==> flow/design.v <==
`timescale 1ns / 1ps
module signalReceive(clk, rst, SCK, MOSI, byteReceived, dataByte, SSEL);
input clk;
input rst;
input SCK, SSEL, MOSI;
output byteReceived;
output [7:0] dataByte;
reg [2:0] bitcnt;
reg byte_received;   
reg [7:0] byte_data_received;
assign byteReceived = byte_received;
assign dataByte = byte_data_received;
reg [2:0] SCKr;  
reg [2:0] SSELr;  
reg [1:0] MOSIr; 
always @(posedge clk) 
begin
  if (rst)
    SCKr <= 3'b000;
  else
    SCKr <= {SCKr[1:0], SCK};
end
wire SCK_risingedge = (SCKr[2:1]==2'b01);   
wire SCK_fallingedge = (SCKr[2:1]==2'b10);   
always @(posedge clk) 
begin
  if (rst)
    SSELr <= 3'b111;
  else
    SSELr <= {SSELr[1:0], SSEL};
end
wire SSEL_active = ~SSELr[1];   
wire SSEL_startmessage = (SSELr[2:1]==2'b10);   
wire SSEL_endmessage = (SSELr[2:1]==2'b01);   
always @(posedge clk) 
begin
  MOSIr <= {MOSIr[0], MOSI};
end
wire MOSI_data = MOSIr[1];
always @(posedge clk)
begin
  if(rst)
  begin
    bitcnt <= 3'b000;
  end
  else if(~SSEL_active)
  begin
    bitcnt <= 3'b000;
  end
  else
  begin
    if(SCK_risingedge)
    begin
      bitcnt <= bitcnt + 3'b001;
      byte_data_received <= {byte_data_received[6:0], MOSI_data};
    end
  end
end
always @(posedge clk)
begin    
  if (rst)
    byte_received <= 1'b0;
  else
    byte_received <= SSEL_active && SCK_risingedge && (bitcnt==3'b111);
end 
endmodule
module sending(clk, rst, SCK, MISO, SSEL, data, signalReceived, byteSent);
input clk;
input rst;
input SCK;
output MISO;
input SSEL;
input [7:0] data;
input signalReceived;
output byteSent;
reg byte_sent;
assign byteSent = byte_sent;
reg [7:0] byte_data_sent;
reg byte_sent_2clk;
reg [2:0] cnt;
reg [2:0] SCKr;  
always @(posedge clk) 
begin
 if (rst)
   SCKr <= 3'b000;
 else
   SCKr <= {SCKr[1:0], SCK};
end
wire SCK_risingedge = (SCKr[2:1]==2'b01);   
wire SCK_fallingedge = (SCKr[2:1]==2'b10);   
reg [2:0] SSELr;  
always @(posedge clk) 
begin
  if (rst)
    SSELr <= 3'b111;
  else
    SSELr <= {SSELr[1:0], SSEL};
end
wire SSEL_active = ~SSELr[1];   
wire SSEL_startmessage = (SSELr[2:1]==2'b10);   
wire SSEL_endmessage = (SSELr[2:1]==2'b01);   
always @(posedge clk) 
begin
  if(rst)
  begin
    cnt <= 3'b000;
    byte_data_sent <= 8'h00;
  end
  else if(signalReceived)
  begin
    if(~SSEL_active) 
    begin
      cnt<=3'b000;   
    end
    else
    begin
      if(byte_sent_2clk)
      begin
        byte_data_sent <= data;
      end
      if(SCK_risingedge)
      begin
        cnt <= cnt + 3'b001;
        byte_data_sent <= {byte_data_sent[6:0], 1'b0};
      end
    end
  end
end
always @(posedge clk)
begin
  if(rst)
  begin
    byte_sent_2clk <= 1'b0;
    byte_sent <= 1'b0;
  end
  else if(signalReceived)
  begin
    if (byte_sent_2clk)
    begin
      byte_sent_2clk <= 1'b0;
    end
    if (byte_sent)
    begin
      byte_sent_2clk <= 1'b1;
      byte_sent <= SSEL_active && SCK_risingedge && (cnt==3'b111);
    end
    else
    begin
      byte_sent <= SSEL_active && SCK_risingedge && (cnt==3'b111);
    end
  end
end
assign MISO = byte_data_sent[7];   
endmodule
`timescale 1ns / 1ps
module signalProcess(clk, rst, SCK, MOSI, MISO, SSEL);
input clk;
input rst;
input SCK, SSEL, MOSI;
output MISO;
wire [7:0] dataByte;
wire [7:0] sendByte;
reg [7:0] compressedX [63:0];
reg [6:0] inputCounter;
wire byte_received;
reg signalReceived;
wire byteSent;
integer i;
integer j;
assign sendByte = compressedX[j[5:0]];
signalReceive srA(.clk(clk), .rst(rst), .SCK(SCK), .MOSI(MOSI), .byteReceived(byte_received), .dataByte(dataByte), .SSEL(SSEL));
always @(posedge clk)
begin 
  if(rst)
  begin
    i <= 0;
    inputCounter <= 7'b0000000;
  end
  else if(~signalReceived)
  begin
    if(byte_received)
    begin
      i <= i+1;
      inputCounter <= inputCounter + 7'b0000001; 
    end
  end
end
always @(posedge clk)
begin 
  if(~rst && ~signalReceived && byte_received && i >= 0 && i < 64)
    compressedX[i[5:0]] <= dataByte;
end
always @(posedge clk)
begin
  if(rst)
    signalReceived <= 1'b0;
  else
    signalReceived <= (inputCounter == 7'b1000000);
end
sending sB(.clk(clk), .rst(rst), .SCK(SCK), .MISO(MISO), .SSEL(SSEL), .data(sendByte), .signalReceived(signalReceived), .byteSent(byteSent));
always @(posedge clk)
begin
  if(rst)
    j <= -1;
  else if(signalReceived)
  begin
    if(byteSent)
    begin
      j <= j+1;
    end 
  end
end
endmodule
Step by step through the tools: signalProcess. What the tools print for signalProcess, step after step. Lines are those of the file above, counted from 1. Operators: Yosys type, input widths -> output width; for muxes data width and select width s. The mark -- stands for no value.

Design top: signalProcess. Clock port: clk. Library: sky130hd. Timing corner: tt_025C_1v80.

Elaborated design. Yosys after proc, flatten, opt, wreduce and memory -nomap, before mapping. Print and check cells are not counted. Equal cells are merged and count once. Yosys's memory passes give these memory sizes; they may raise the number of words (mostly to a power of two), join words into wider ones and drop unused or constant bits.

The figure for flip-flop bits (word level) is 109. The entry for bits in writable memories reads 512. The figure for input port bits is 5. The entry for word width x clocked read ports reads 8. For memories kept the number is 1. The figure for cells after elaboration is 59.

Eq/ne operators: 5. The entry for bitwise logic cells reads 4. Under multiplexer cells stands 10. For add/sub/neg operators the number is 5. Under magnitude comparators stands 2. Reduce/logical cells: 16.

Memory list: compressedX (words 64, bits a word 8, read ports 1, write ports 1, RTL line 163) `reg [7:0] compressedX [63:0];`.

Operator list (count): $add 32x2->32 const B (2); $ge 32x1->1 const B (1); $lt 32x8->1 const B (1); $mux 8 (3); $mux 6 (3); $logic_and 1x1->1 (8); $add 7x1->7 const B (1); $eq 7x7->1 const B (1); $reduce_and 2->1 (3); $add 3x1->3 const B (2); $eq 3x3->1 const B (2); $reduce_and 3->1 (2); $mux 3 (2); $not 1->1 (4); $eq 2x1->1 const B (2); $reduce_bool 2->1 (2); $reduce_or 2->1 (1); $mux 1 (2).

Longest topological paths. Yosys ltp: most cells in a row. Word level: on the elaborated netlist, between registers, memories and ports. Mapped: between sequential cells and ports; inverters and the memories' decode and read muxes count.

Word-level depth: 6. For ABC_AREA the number is 0. The entry for mapped depth reads 8. The entry for gate-level depth less buffers reads 6.

Synthesis result. Yosys stat after the flow's synthesis: flattened, memories mapped to cells. It holds for the ABC_AREA given above (unset counts as 0); a run with the other value may have another netlist.

Cells by type: sky130_fd_sc_hd__edfxtp_1 (count 520, area in all 1.56E+04 sq um); sky130_fd_sc_hd__mux4_2 (count 126, area in all 2.84E+03 sq um); sky130_fd_sc_hd__dfxtp_1 (count 76, area in all 1.52E+03 sq um); sky130_fd_sc_hd__nor2_1 (count 131, area in all 491.722 sq um); sky130_fd_sc_hd__nand2_1 (count 83, area in all 311.549 sq um); sky130_fd_sc_hd__mux2i_1 (count 27, area in all 270.259 sq um); sky130_fd_sc_hd__xnor2_1 (count 19, area in all 166.41 sq um); sky130_fd_sc_hd__nand3_1 (count 29, area in all 145.139 sq um); sky130_fd_sc_hd__xor2_1 (count 15, area in all 131.376 sq um); sky130_fd_sc_hd__o21ai_0 (count 24, area in all 120.115 sq um); sky130_fd_sc_hd__ha_1 (count 9, area in all 112.608 sq um); sky130_fd_sc_hd__buf_2 (count 21, area in all 105.101 sq um); sky130_fd_sc_hd__clkbuf_1 (count 28, area in all 105.101 sq um); sky130_fd_sc_hd__a21oi_1 (count 20, area in all 100.096 sq um); sky130_fd_sc_hd__nand4_1 (count 16, area in all 100.096 sq um); sky130_fd_sc_hd__nor4_1 (count 16, area in all 100.096 sq um); sky130_fd_sc_hd__nor2b_1 (count 12, area in all 75.072 sq um); sky130_fd_sc_hd__or3_1 (count 12, area in all 75.072 sq um).

Not listed: further types 36, cells in them 133.

Buffer cells: 69. Under flip-flop cells stands 596. The entry for cells in the netlist reads 1317. The figure for mapped area is 23388.7 sq um. Area of sequential cells: 17136.4 sq um.

By module: a second synthesis without flattening, with its own total; a netlist apart from the flattened one above.

The entry for cells (unflattened synthesis) reads 1302. Under area total of the unflattened synthesis stands 23577.6 sq um.

Each row is one instance without its submodules.

By module: signalProcess (area 22142.5 sq um, times used 1, cells 1175, sequential area 16415.7 sq um); sending (area 844.6 sq um, times used 1, cells 92, sequential area 360.3 sq um); signalReceive (area 590.6 sq um, times used 1, cells 35, sequential area 460.4 sq um).

Worst setup path after synthesis. Source: OpenSTA report_checks on the synthesized netlist (no wires, ideal clock, input and output delay 20% of the period each), path of least setup slack; recovery checks are left aside. Register names are those of the netlist, which keeps one name where synthesis merged equal registers.

Path type: input port to flip-flop. Start: in rst. End: mem compressedX[58][0]. Under input delay stands 2.000 ns. The figure for clock period is 10.0 ns. The entry for buffers on the path reads 0. Delay of the path: 1.693 ns. The entry for driving pins on the path reads 5. For setup slack the number is 6.306 ns. Data arrival time: 3.323 ns. For synthesis period reached the number is 3.694 ns.

"delay of the path" = arrival - input delay + setup time. "driving pins on the path" counts driving pins, that of a launching flip-flop among them; a cell with two outputs on the path counts twice. "synthesis period reached" is the clock period less the worst setup slack; recovery checks do not enter. This is arithmetic on one report: input and output delays are still those of the set period (20% each). Between the ends stands the longest chain of elaborated cells between them, by number of cells; it is not shown to be the way that was timed. Of several equally long chains one is given. Each line given opens the expression or statement behind the cell; cells for indexed reads and writes are added by Yosys, which also makes memories of some case tables. The path ends at the enable pin of a flip-flop; only ways to that pin are counted.

Cells stage by stage: sky130_fd_sc_hd__nor4_1 > sky130_fd_sc_hd__nand4_1 > sky130_fd_sc_hd__nor2_1 > sky130_fd_sc_hd__nand4_1 > sky130_fd_sc_hd__nor2_1. The figure for cells in the longest elaborated chain is 6.

RTL lines, path after synthesis: start: declaration (RTL line 158) `input rst;`; $not 1->1 (RTL line 190) `if(~rst && ~signalReceived && byte_received && i >= 0 && i < 64)`; $logic_and 1x1->1 x4 (RTL line 190); $mux 6 (RTL line 190); end: declaration (RTL line 163) `reg [7:0] compressedX [63:0];`.

Path in the finished layout. Path of least setup slack in the final report of job 1 (OpenROAD, finished layout, wires in). Where an end is a register, its clock arrival counts in the times.

Path type: flip-flop to flip-flop. Start: reg (name not given). End: reg sB.byte_data_sent[6]. The figure for clock period is 2.55 ns. The entry for driving pins on the path reads 9. Data arrival time: 2.92 ns. For setup slack the number is 0.10 ns. The entry for buffers on the path reads 3.

At most two assigning lines are given for a register; there are more.

Cells stage by stage: sky130_fd_sc_hd__dfxtp_1 > sky130_fd_sc_hd__buf_4 > sky130_fd_sc_hd__buf_4 > sky130_fd_sc_hd__buf_6 > sky130_fd_sc_hd__mux4_2 > sky130_fd_sc_hd__mux2i_1 > sky130_fd_sc_hd__o21ai_0 > sky130_fd_sc_hd__a311oi_1 > sky130_fd_sc_hd__a221oi_1.

RTL lines, path post-layout: end: assignment (RTL line 119) `byte_data_sent <= data;`; end: assignment (RTL line 124) `byte_data_sent <= {byte_data_sent[6:0], 1'b0};`; end: declaration (RTL line 78) `reg [7:0] byte_data_sent;`.

No chain of elaborated cells between the ends is given.

Flow measurements of signalProcess on sky130hd: 6 stored runs with different settings, listed in no order. Input and output delays are each 20% of the period that was set; the output load is 0.01 pF. "period reached" is the run's clock period less its worst setup slack. It is reckoned from that one timing run; input and output delays stay at 20% of the period that was set. "power consumption": no workload was simulated; the value follows from the tool's default switching activity.

Job 1 has these settings: CAP_MARGIN 25; CELL_PAD_IN_SITES_GLOBAL_PLACEMENT 0; CORE_MARGIN 5; CORE_UTILIZATION 28; CTS_CLUSTER_DIAMETER 89; CTS_CLUSTER_SIZE 46; GPL_ROUTABILITY_DRIVEN 1; GPL_TIMING_DRIVEN 0; MIN_ROUTING_LAYER met1; SETUP_SLACK_MARGIN 0.11; period_ns 2.55; SLEW_MARGIN 20. The period reached comes to 2.450 ns. The power consumption comes to 16,798 µW. For the summed negative setup slack the run shows 0.000 ns. The standard-cell area of the final layout stands at 27,357.5 sq um. The worst hold slack stands at 0.348 ns. The die size stands at 89,410.0 sq um. The worst slack on setup checks is 0.100 ns. The chip area after synthesis (Yosys) comes to 23,388.7 sq um.

Job 2 has these settings: CORE_UTILIZATION 40; period_ns 4.54; CAP_MARGIN 20; CORE_MARGIN 2; SLEW_MARGIN 20. The period reached comes to 3.442 ns. The power consumption comes to 10,538 µW. The worst hold slack stands at 0.330 ns. The worst slack on setup checks is 1.098 ns. The standard-cell area of the final layout stands at 26,252.7 sq um. For the summed negative setup slack the run shows 0.000 ns. The chip area after synthesis (Yosys) comes to 23,388.7 sq um. The die size stands at 60,422.6 sq um.

Job 3 has these settings: CELL_PAD_IN_SITES_GLOBAL_PLACEMENT 2; CORE_UTILIZATION 46; CTS_CLUSTER_DIAMETER 271; MAX_ROUTING_LAYER met4; period_ns 3.86; CAP_MARGIN 20; CORE_MARGIN 2; SLEW_MARGIN 20. The standard-cell area of the final layout stands at 26,739.4 sq um. For the summed negative setup slack the run shows 0.000 ns. The power consumption comes to 12,883 µW. The period reached comes to 2.788 ns. The worst hold slack stands at 0.335 ns. The die size stands at 52,665.7 sq um. The chip area after synthesis (Yosys) comes to 23,388.7 sq um. The worst slack on setup checks is 1.072 ns.

Job 4 has these settings: CORE_UTILIZATION 40; period_ns 10.0; CAP_MARGIN 20; CORE_MARGIN 2; SLEW_MARGIN 20. The die size stands at 60,422.6 sq um. The chip area after synthesis (Yosys) comes to 23,388.7 sq um. The standard-cell area of the final layout stands at 26,128.8 sq um. For the summed negative setup slack the run shows 0.000 ns. The power consumption comes to 4,943 µW. The worst hold slack stands at 0.330 ns. The period reached comes to 4.483 ns. The worst slack on setup checks is 5.517 ns.

Job 5 has these settings: CAP_MARGIN 40; CELL_PAD_IN_SITES_DETAIL_PLACEMENT 2; CORE_MARGIN 6; CORE_UTILIZATION 40; period_ns 10.0; SLEW_MARGIN 20. The standard-cell area of the final layout stands at 26,735.6 sq um. For the summed negative setup slack the run shows 0.000 ns. The worst hold slack stands at 0.346 ns. The period reached comes to 4.880 ns. The chip area after synthesis (Yosys) comes to 23,388.7 sq um. The die size stands at 64,419.5 sq um. The power consumption comes to 5,271 µW. The worst slack on setup checks is 5.120 ns.

Job 6 has these settings: CELL_PAD_IN_SITES_DETAIL_PLACEMENT 2; CELL_PAD_IN_SITES_GLOBAL_PLACEMENT 1; CORE_MARGIN 7; CORE_UTILIZATION 63; CTS_CLUSTER_SIZE 36; GPL_ROUTABILITY_DRIVEN 0; GPL_TIMING_DRIVEN 1; HOLD_SLACK_MARGIN 0.12; MIN_ROUTING_LAYER met2; PLACE_DENSITY 0.79; SETUP_SLACK_MARGIN 1.22; TNS_END_PERCENT 30; period_ns 4.79; CAP_MARGIN 20; SLEW_MARGIN 20. Outcome: unfinished; error DPL-0033 in placement.
